==> flow/design.v <==
module surrounding(CLK,rst,EN,TRIG1,TRIG2,TRIG3,TRIG4,TRIG5,ECHO1,ECHO2,ECHO3,ECHO4,ECHO5,min,distance);
input CLK;                
input rst;                
input EN;                 
output reg [3:0] distance;
output reg TRIG1,TRIG2,TRIG3,TRIG4,TRIG5;          
input ECHO1,ECHO2,ECHO3,ECHO4,ECHO5;               
output reg [3:0] min;    
reg [24:0] count;
reg [24:0] count0,count1,count2,count3,count4,count5;
reg [24:0] countsg;
always @(posedge CLK)
begin
    if(rst)
    begin
        count<=0;
        TRIG1<=0;
        TRIG2<=0;
        TRIG3<=0;
        TRIG4<=0;
        TRIG5<=0;
    end
    else if(EN==1)
	 begin 
	     TRIG1<=0;
		  TRIG2<=0;
		  TRIG3<=0;
		  TRIG4<=0;
		  TRIG5<=0;
	 end
	 else if(EN==0)
	 begin
	     if(count==0|count==1)  
		  begin
		        TRIG1<=1;
		        TRIG2<=1;
		        TRIG3<=1;
		        TRIG4<=1;
		        TRIG5<=1;
				  count<=count+1;
		  end
		  else if(count==5000)         
		  begin 
		        TRIG1<=0;
		        TRIG2<=0;
		        TRIG3<=0;
		        TRIG4<=0;
		        TRIG5<=0;
		        count<=0;
		  end
		  else 
		  begin 
		        TRIG1<=0;
		        TRIG2<=0;
		        TRIG3<=0;
		        TRIG4<=0;
		        TRIG5<=0;
				  count<=count+1;
		  end
	  end
end
always @(posedge CLK)
if(rst)
begin
    count0<=0;
    count1<=0;
    count2<=0;
    count3<=0;
    count4<=0;
    count5<=0;
    min<=0;
    distance<=0;
end
else
begin
    if(count0==5000)
	 begin
	     count0<=0;
	     count1<=0;
		  count2<=0;
		  count3<=0;
		  count4<=0;
		  count5<=0;
		  min<=0;
    end	  
	 else
	 begin
		   count0<=count0+1;
	      if(ECHO1==1)
			begin 
				count1<=count1+1;
			end
			if(ECHO2==1)
			begin 
			count2<=count2+1;
			end
			if(ECHO3==1)
			begin 
			count3<=count3+1;
			end
			if(ECHO4==1)
			begin 
			count4<=count4+1;
			end
			if(ECHO5==1)
			begin 
				count5<=count5+1;
			end
	 end
	 if(ECHO1+ECHO2+ECHO3+ECHO4+ECHO5==4)
	 begin
	     if(count1>58&&count2>58&&count3>58&&count4>58&&count5>58)  
		  begin
		      min<=0;
				distance<=0;
        end
        else if(ECHO1==0)
        begin
            min<=1;
				distance<=count1*10/58;
        end
        else if(ECHO2==0)
        begin
            min<=2;
				distance<=count2*10/58;
        end
        else if(ECHO3==0)
        begin
            min<=3;
            distance<=count3*10/58;
		  end 
        else if(ECHO4==0)
        begin
            min<=4;
				distance<=count4*10/58;
        end
        else if(ECHO5==0)
        begin
            min<=5;
				distance<=count5*10/58;
        end			  
	 end
end
endmodule
module surrounding_driver(CLK,rst,CE20,EN,minsg,SG90);
input EN;                 
input [3:0] minsg;
output reg SG90;    
input CLK;                    
input rst;                    
input CE20;                   
reg [24:0] pwm;
reg [24:0] count;
always @(posedge CLK)
begin
	  if(rst) pwm<=0;
	  else if(CE20)
	  case(minsg)
		  0:begin pwm<=0; end
		  1:begin pwm<=40;  end
		  2:begin pwm<=60; end
		  3:begin pwm<=80; end
		  4:begin pwm<=100;end
		  5:begin pwm<=120; end
		  default: pwm<=0; 
	  endcase
end
always @(posedge CLK)
begin
     if(rst)
	  begin
	       count<=0;
	       SG90<=0;
	  end
     else if(count==1000)
	  begin
	       count<=0;
	  end
	  else if(count<pwm) 
	       begin 
			     SG90<=1;
				  count<=count+1;
			 end
	  else
	       begin
			     SG90<=0;
				  count<=count+1;
			 end
end
endmodule
module display_dis(clk,rst,distance,dig,seg);
input clk;
input rst;
input [3:0]distance;
output reg[3:0]dig;
output reg[6:0]seg;
reg[3:0]data1,data2;
reg[3:0]data;
reg q;
always@(posedge clk)
if(rst)
begin
data1<=0;data2<=0;
end
else
begin
data1<=distance%10;
data2<=distance/10;
end
always @(posedge clk)
if(rst)
begin
	q<=0;dig<=0;data<=0;
end
else
begin
	q<=q+1;
	case(q)
	1'd0 : begin dig<=4'b0001; data<=data1; end
	1'd1 : begin dig<=4'b0010; data<=data2; end
	endcase
end
always @(data)
begin 
	case(data)
   4'd0 : seg=7'b1111110;
   4'd1 : seg=7'b0110000;
   4'd2 : seg=7'b1101101;
   4'd3 : seg=7'b1111001;
   4'd4 : seg=7'b0110011;
   4'd5 : seg=7'b1011011;
   4'd6 : seg=7'b1011111;
   4'd7 : seg=7'b1110000;
   4'd8 : seg=7'b1111111;
   4'd9 : seg=7'b1111011;
   default : seg=7'b1111110;
   endcase
end
endmodule
module sur(
    input        CLK,
    input        rst,
    input        EN_sur,
    input        ECHO1,
    input        ECHO2,
    input        ECHO3,
    input        ECHO4,
    input        ECHO5,
    output       TRIG1,
    output       TRIG2,
    output       TRIG3,
    output       TRIG4,
    output       TRIG5,
    output       SG90,
    output [3:0] dig,
    output [6:0] seg,
    output [3:0] dis
);
wire [3:0] min;
wire [3:0] distance;
reg [24:0] count2;
reg        CLK2;
wire       CE20 = (count2 == 2000) && !CLK2;
always @(posedge CLK)
begin
    if (rst)
    begin
        count2 <= 0;
        CLK2   <= 0;
    end
    else if (count2 == 2000)
    begin
        count2 <= 0;
        CLK2   <= ~CLK2;
    end
    else
        count2 <= count2 + 1;
end
surrounding inst4(
    .CLK(CLK), .rst(rst), .EN(EN_sur),
    .TRIG1(TRIG1), .TRIG2(TRIG2), .TRIG3(TRIG3), .TRIG4(TRIG4), .TRIG5(TRIG5),
    .ECHO1(ECHO1), .ECHO2(ECHO2), .ECHO3(ECHO3), .ECHO4(ECHO4), .ECHO5(ECHO5),
    .min(min), .distance(distance)
);
surrounding_driver inst1(
    .CLK(CLK), .rst(rst), .CE20(CE20), .EN(EN_sur), .minsg(min), .SG90(SG90)
);
display_dis inst(
    .clk(CLK), .rst(rst), .distance(distance), .dig(dig), .seg(seg)
);
assign dis = distance;
endmodule
# From RTL to reports: sur
# The steps from the RTL of sur to its reports follow in flow order.
# Lines are those of the file above, counted from 1.
# Operators: Yosys type, input widths -> output width; for muxes data width and select width s.
# Cell names lack the library's common part.
# A cell with -- has no value.
# design
top,sur
clock_port,CLK
cell_library,sky130hd
pvt_corner,tt_025C_1v80

# After elaboration
# Yosys after proc, flatten, opt, wreduce and memory -nomap, before mapping. Print and check cells are not counted. Equal cells are merged and count once.
# Yosys's memory passes give these memory sizes; they may raise the number of words (mostly to a power of two), join words into wider ones and drop unused or constant bits.
# word_totals
rom_bits,112
clocked_rd_ports_x_width,7
in_bits,8
regBits,274
output_inout_bits,21
mem_count,1
# classes
equal,12
mul,5
n_logic,3
compare,6
mux,22
n_reduce_logical,12
n_div,7
n_addsub,14
# memory_table
name,words,word_bits,read_ports,wr,line_no,source
(no name shown),16,7,1,0,225,case(data)
# op_table
cell,count
$div 32x6->32 const B,5
$mul 25x3->28 const B,5
$add 25x1->25 const B,9
$div 4x4->32 const B,1
$mod 4x4->32 const B,1
$gt 25x6->1 const B,5
$add 32x1->32,3
$mux 4,15
$eq 25x13->1 const B,2
$mux 25,2
$pmux 7 s5,1
$eq 32x3->1 const B,1
$eq 25x1->1 const B,1
$eq 25x10->1 const B,1
$eq 25x11->1 const B,1
$lt 25x25->1,1
$logic_not 25->1,1
$pmux 4 s2,2
$reduce_or 2->1,4
$eq 4x2->1 const B,2
$eq 4x3->1 const B,2
$ne 6x5->1 const B,1
$logic_and 1x1->1,5
$eq 4x1->1 const B,1
$add 1x1->2,1
$not 1->1,2
$reduce_and 2->1,1
$mux 1,2
# Other operator kinds: 3; their cells: 3.

# Logic depth
# Depth = most cells in a row (Yosys ltp): at word level without a register or memory, in the mapped netlist without a sequential cell, where the memories' decode and read muxes count.
# depth
depth_word,9
abc_area,0
mapped_depth,71
ltp_nobuf,58

# Netlist
# Source: synth_stat.txt of the flow (Yosys; design flattened, memories mapped). It holds for the ABC_AREA given above (unset counts as 0); a run with the other value may have another netlist.
# synth_totals
buf_cells,137
mapped_cells,3396
mapped_area_um2,26445.4
seq_area_um2,5124.9
flip_flops,256
# by_type
cell,count
dfxtp_1,256
ha_1,261
nor2_1,401
xor2_1,161
a21oi_1,233
xnor2_1,133
nand2_1,293
o21ai_0,139
nand3_1,128
and3_1,81
a21o_1,64
nand4_1,75
a211oi_1,58
o211ai_1,57
inv_1,98
mux2i_1,34
nor4_1,54
or3_1,53
# Not listed: further types 132, cells in them 817.
# By module: a second synthesis without flattening, with its own total; a netlist apart from the flattened one above.
# unflattened
cells_unflattened,3405
hier_area_um2,26007.4
# Rows give one instance, submodules left out.
# modules
module,n_cells,seq_area_um2,instances,area_um2
surrounding,3013,3683.5,1,22576.7
surrounding_driver,183,620.6,1,1586.5
sur,146,520.5,1,1228.7
display_dis,63,280.3,1,615.6

# Worst setup path after synthesis
# OpenSTA on the mapped netlist: ideal clock, no wires. The path of least setup slack (recovery checks aside). Input and output delay are each 20% of the period. Register names are those of the netlist, which keeps one name where synthesis merged equal registers.
# synth_timing
kind,in2reg
start,in ECHO4
end,reg inst4.distance[1]
arrival_time_ps,17815
required_ps,24941
path_stages,60
setup_ps,59
tclk_ps,25000
delay_ps,12874
setup_slack_ps,7126
period_less_setup_slack_ps,17874
# "delay_ps" is the arrival time less input delay plus setup time.
# "path_stages": output pins that drive a net of the path, with the launching flip-flop's if there is one; two outputs of one cell count as two.
# "period_less_setup_slack_ps" is the clock period less the worst setup slack; recovery checks do not enter. This is arithmetic on one report: input and output delays are still those of the set period (20% each).
# A register here has more assigning lines than the two given.
# synth_between
cell_sequence,nand2_1 -> or3_1 -> a211oi_1 -> a211oi_1 -> o221ai_2 -> o211ai_4 -> nor2_1 -> o21ai_0 -> o41ai_2 -> nand3_1 -> and3_1 -> buf_6 -> a32o_1 -> or3_4 -> buf_6 -> o211ai_2 -> nor3_1 -> a221o_1 -> (+24 left out) -> mux2i_1 -> o21ai_2 -> a21oi_1 -> o221ai_4 -> mux2i_2 -> and4_1 -> o221a_4 -> o2111ai_2 -> a41oi_2 -> buf_6 -> mux2_1 -> nor2_1 -> or2_1 -> a21oi_1 -> a311oi_2 -> inv_1 -> o31ai_1 -> a22o_1
# synth_lines
item,line_no,source
from (decl),247,"input        ECHO4,"
to (assign),120,distance<=count1*10/58;
to (assign),125,distance<=count2*10/58;
to (decl),5,output reg [3:0] distance;
# No chain of elaborated cells between the ends is given.

# Path in the finished layout
# Path of least setup slack in the final report of record 1 (OpenROAD, finished layout, wires in). Where an end is a register, its clock arrival counts in the times.
# The report prints the path's times to 10 ps; the period is as set.
# layout_timing
kind,in2reg
start,in ECHO3
end,reg inst4.distance[1]
tclk_ps,25000
arrival_time_ps,22150
setup_slack_ps,3400
setup_ps,50
required_ps,25540
path_stages,55
# The rows between start and end are the longest chain of elaborated cells between them; the timing report does not say that the signal goes this way. Where chains are equally long, one stands for them.
# A line is the first line of the expression or statement that the cell stems from. Yosys adds cells for indexed reads and writes and turns some case tables into memories.
# A register here has more assigning lines than the two given.
# layout_between
cell_sequence,buf_2 -> buf_4 -> inv_1 -> nor2_1 -> nand2_1 -> mux2_1 -> o211ai_1 -> o221ai_1 -> o21ai_1 -> o21a_1 -> inv_1 -> nand4_1 -> and3_1 -> o2bb2ai_1 -> or3_4 -> o221ai_2 -> a21o_1 -> a221o_1 -> (+19 left out) -> mux2_2 -> o211a_1 -> a21o_1 -> o21ai_2 -> a21oi_1 -> o221ai_4 -> a21oi_4 -> xnor2_1 -> o211ai_1 -> a41oi_2 -> mux2_1 -> nor2_1 -> or2_1 -> a21oi_1 -> a311oi_2 -> inv_1 -> o31ai_1 -> a22o_1
elab_chain_cells,5
# layout_lines
item,line_no,source
from (decl),246,"input        ECHO3,"
$add 32x1->32 (3 in a row),110,if(ECHO1+ECHO2+ECHO3+ECHO4+ECHO5==4)
$eq 32x3->1,110,
$reduce_and 2->1,--,
to (assign),120,distance<=count1*10/58;
to (assign),125,distance<=count2*10/58;
to (decl),5,output reg [3:0] distance;

# Measured results for sur: 3 stored runs of the Yosys and OpenROAD flow on sky130hd. The settings differ; the order carries no meaning. The constraints put input and output delay at 20% of the set period each and load the outputs with 0.01 pF.
# "worstPathTime_ps": the worst setup path's part of the clock period (all of it between registers, 20% less for each end at a port) less its slack. A launch clock that arrives late makes it longer, a capture clock that arrives late makes it shorter.
# "worstPathTime_ps" is known to 10 ps.
# A setting shown as -- is not set for that run.
run,CTS_CLUSTER_SIZE,MAX_ROUTING_LAYER,SLEW_MARGIN,period_ns,CAP_MARGIN,CORE_MARGIN,CORE_UTILIZATION,CORE_ASPECT_RATIO,CTS_CLUSTER_DIAMETER,PLACE_DENSITY_LB_ADDON,SETUP_SLACK_MARGIN,TNS_END_PERCENT,CELL_PAD_IN_SITES_DETAIL_PLACEMENT,HOLD_SLACK_MARGIN,synth_area_um2,design_die_area_um2,final_stdcell_area_um2,util_frac,setup_ws_ps,hold_ws_ps,worstPathTime_ps,worstPathKind
record 1,93,met4,5,25.0,20,2,40,--,--,--,--,--,--,--,26445.4,68186.3,28320.9,0.432,3396,476,16600,in2reg
record 2,--,met4,20,39.2,15,4,32,0.59,279,0.16,1.93,30,--,--,26445.4,87466.8,28492.3,0.35,14327,479,17030,in2reg
record 3,--,met5,20,18.5,35,3,32,0.59,279,--,4.02,30,1,0.14,26445.4,86248.7,32242.2,0.396,1312,473,13490,in2reg
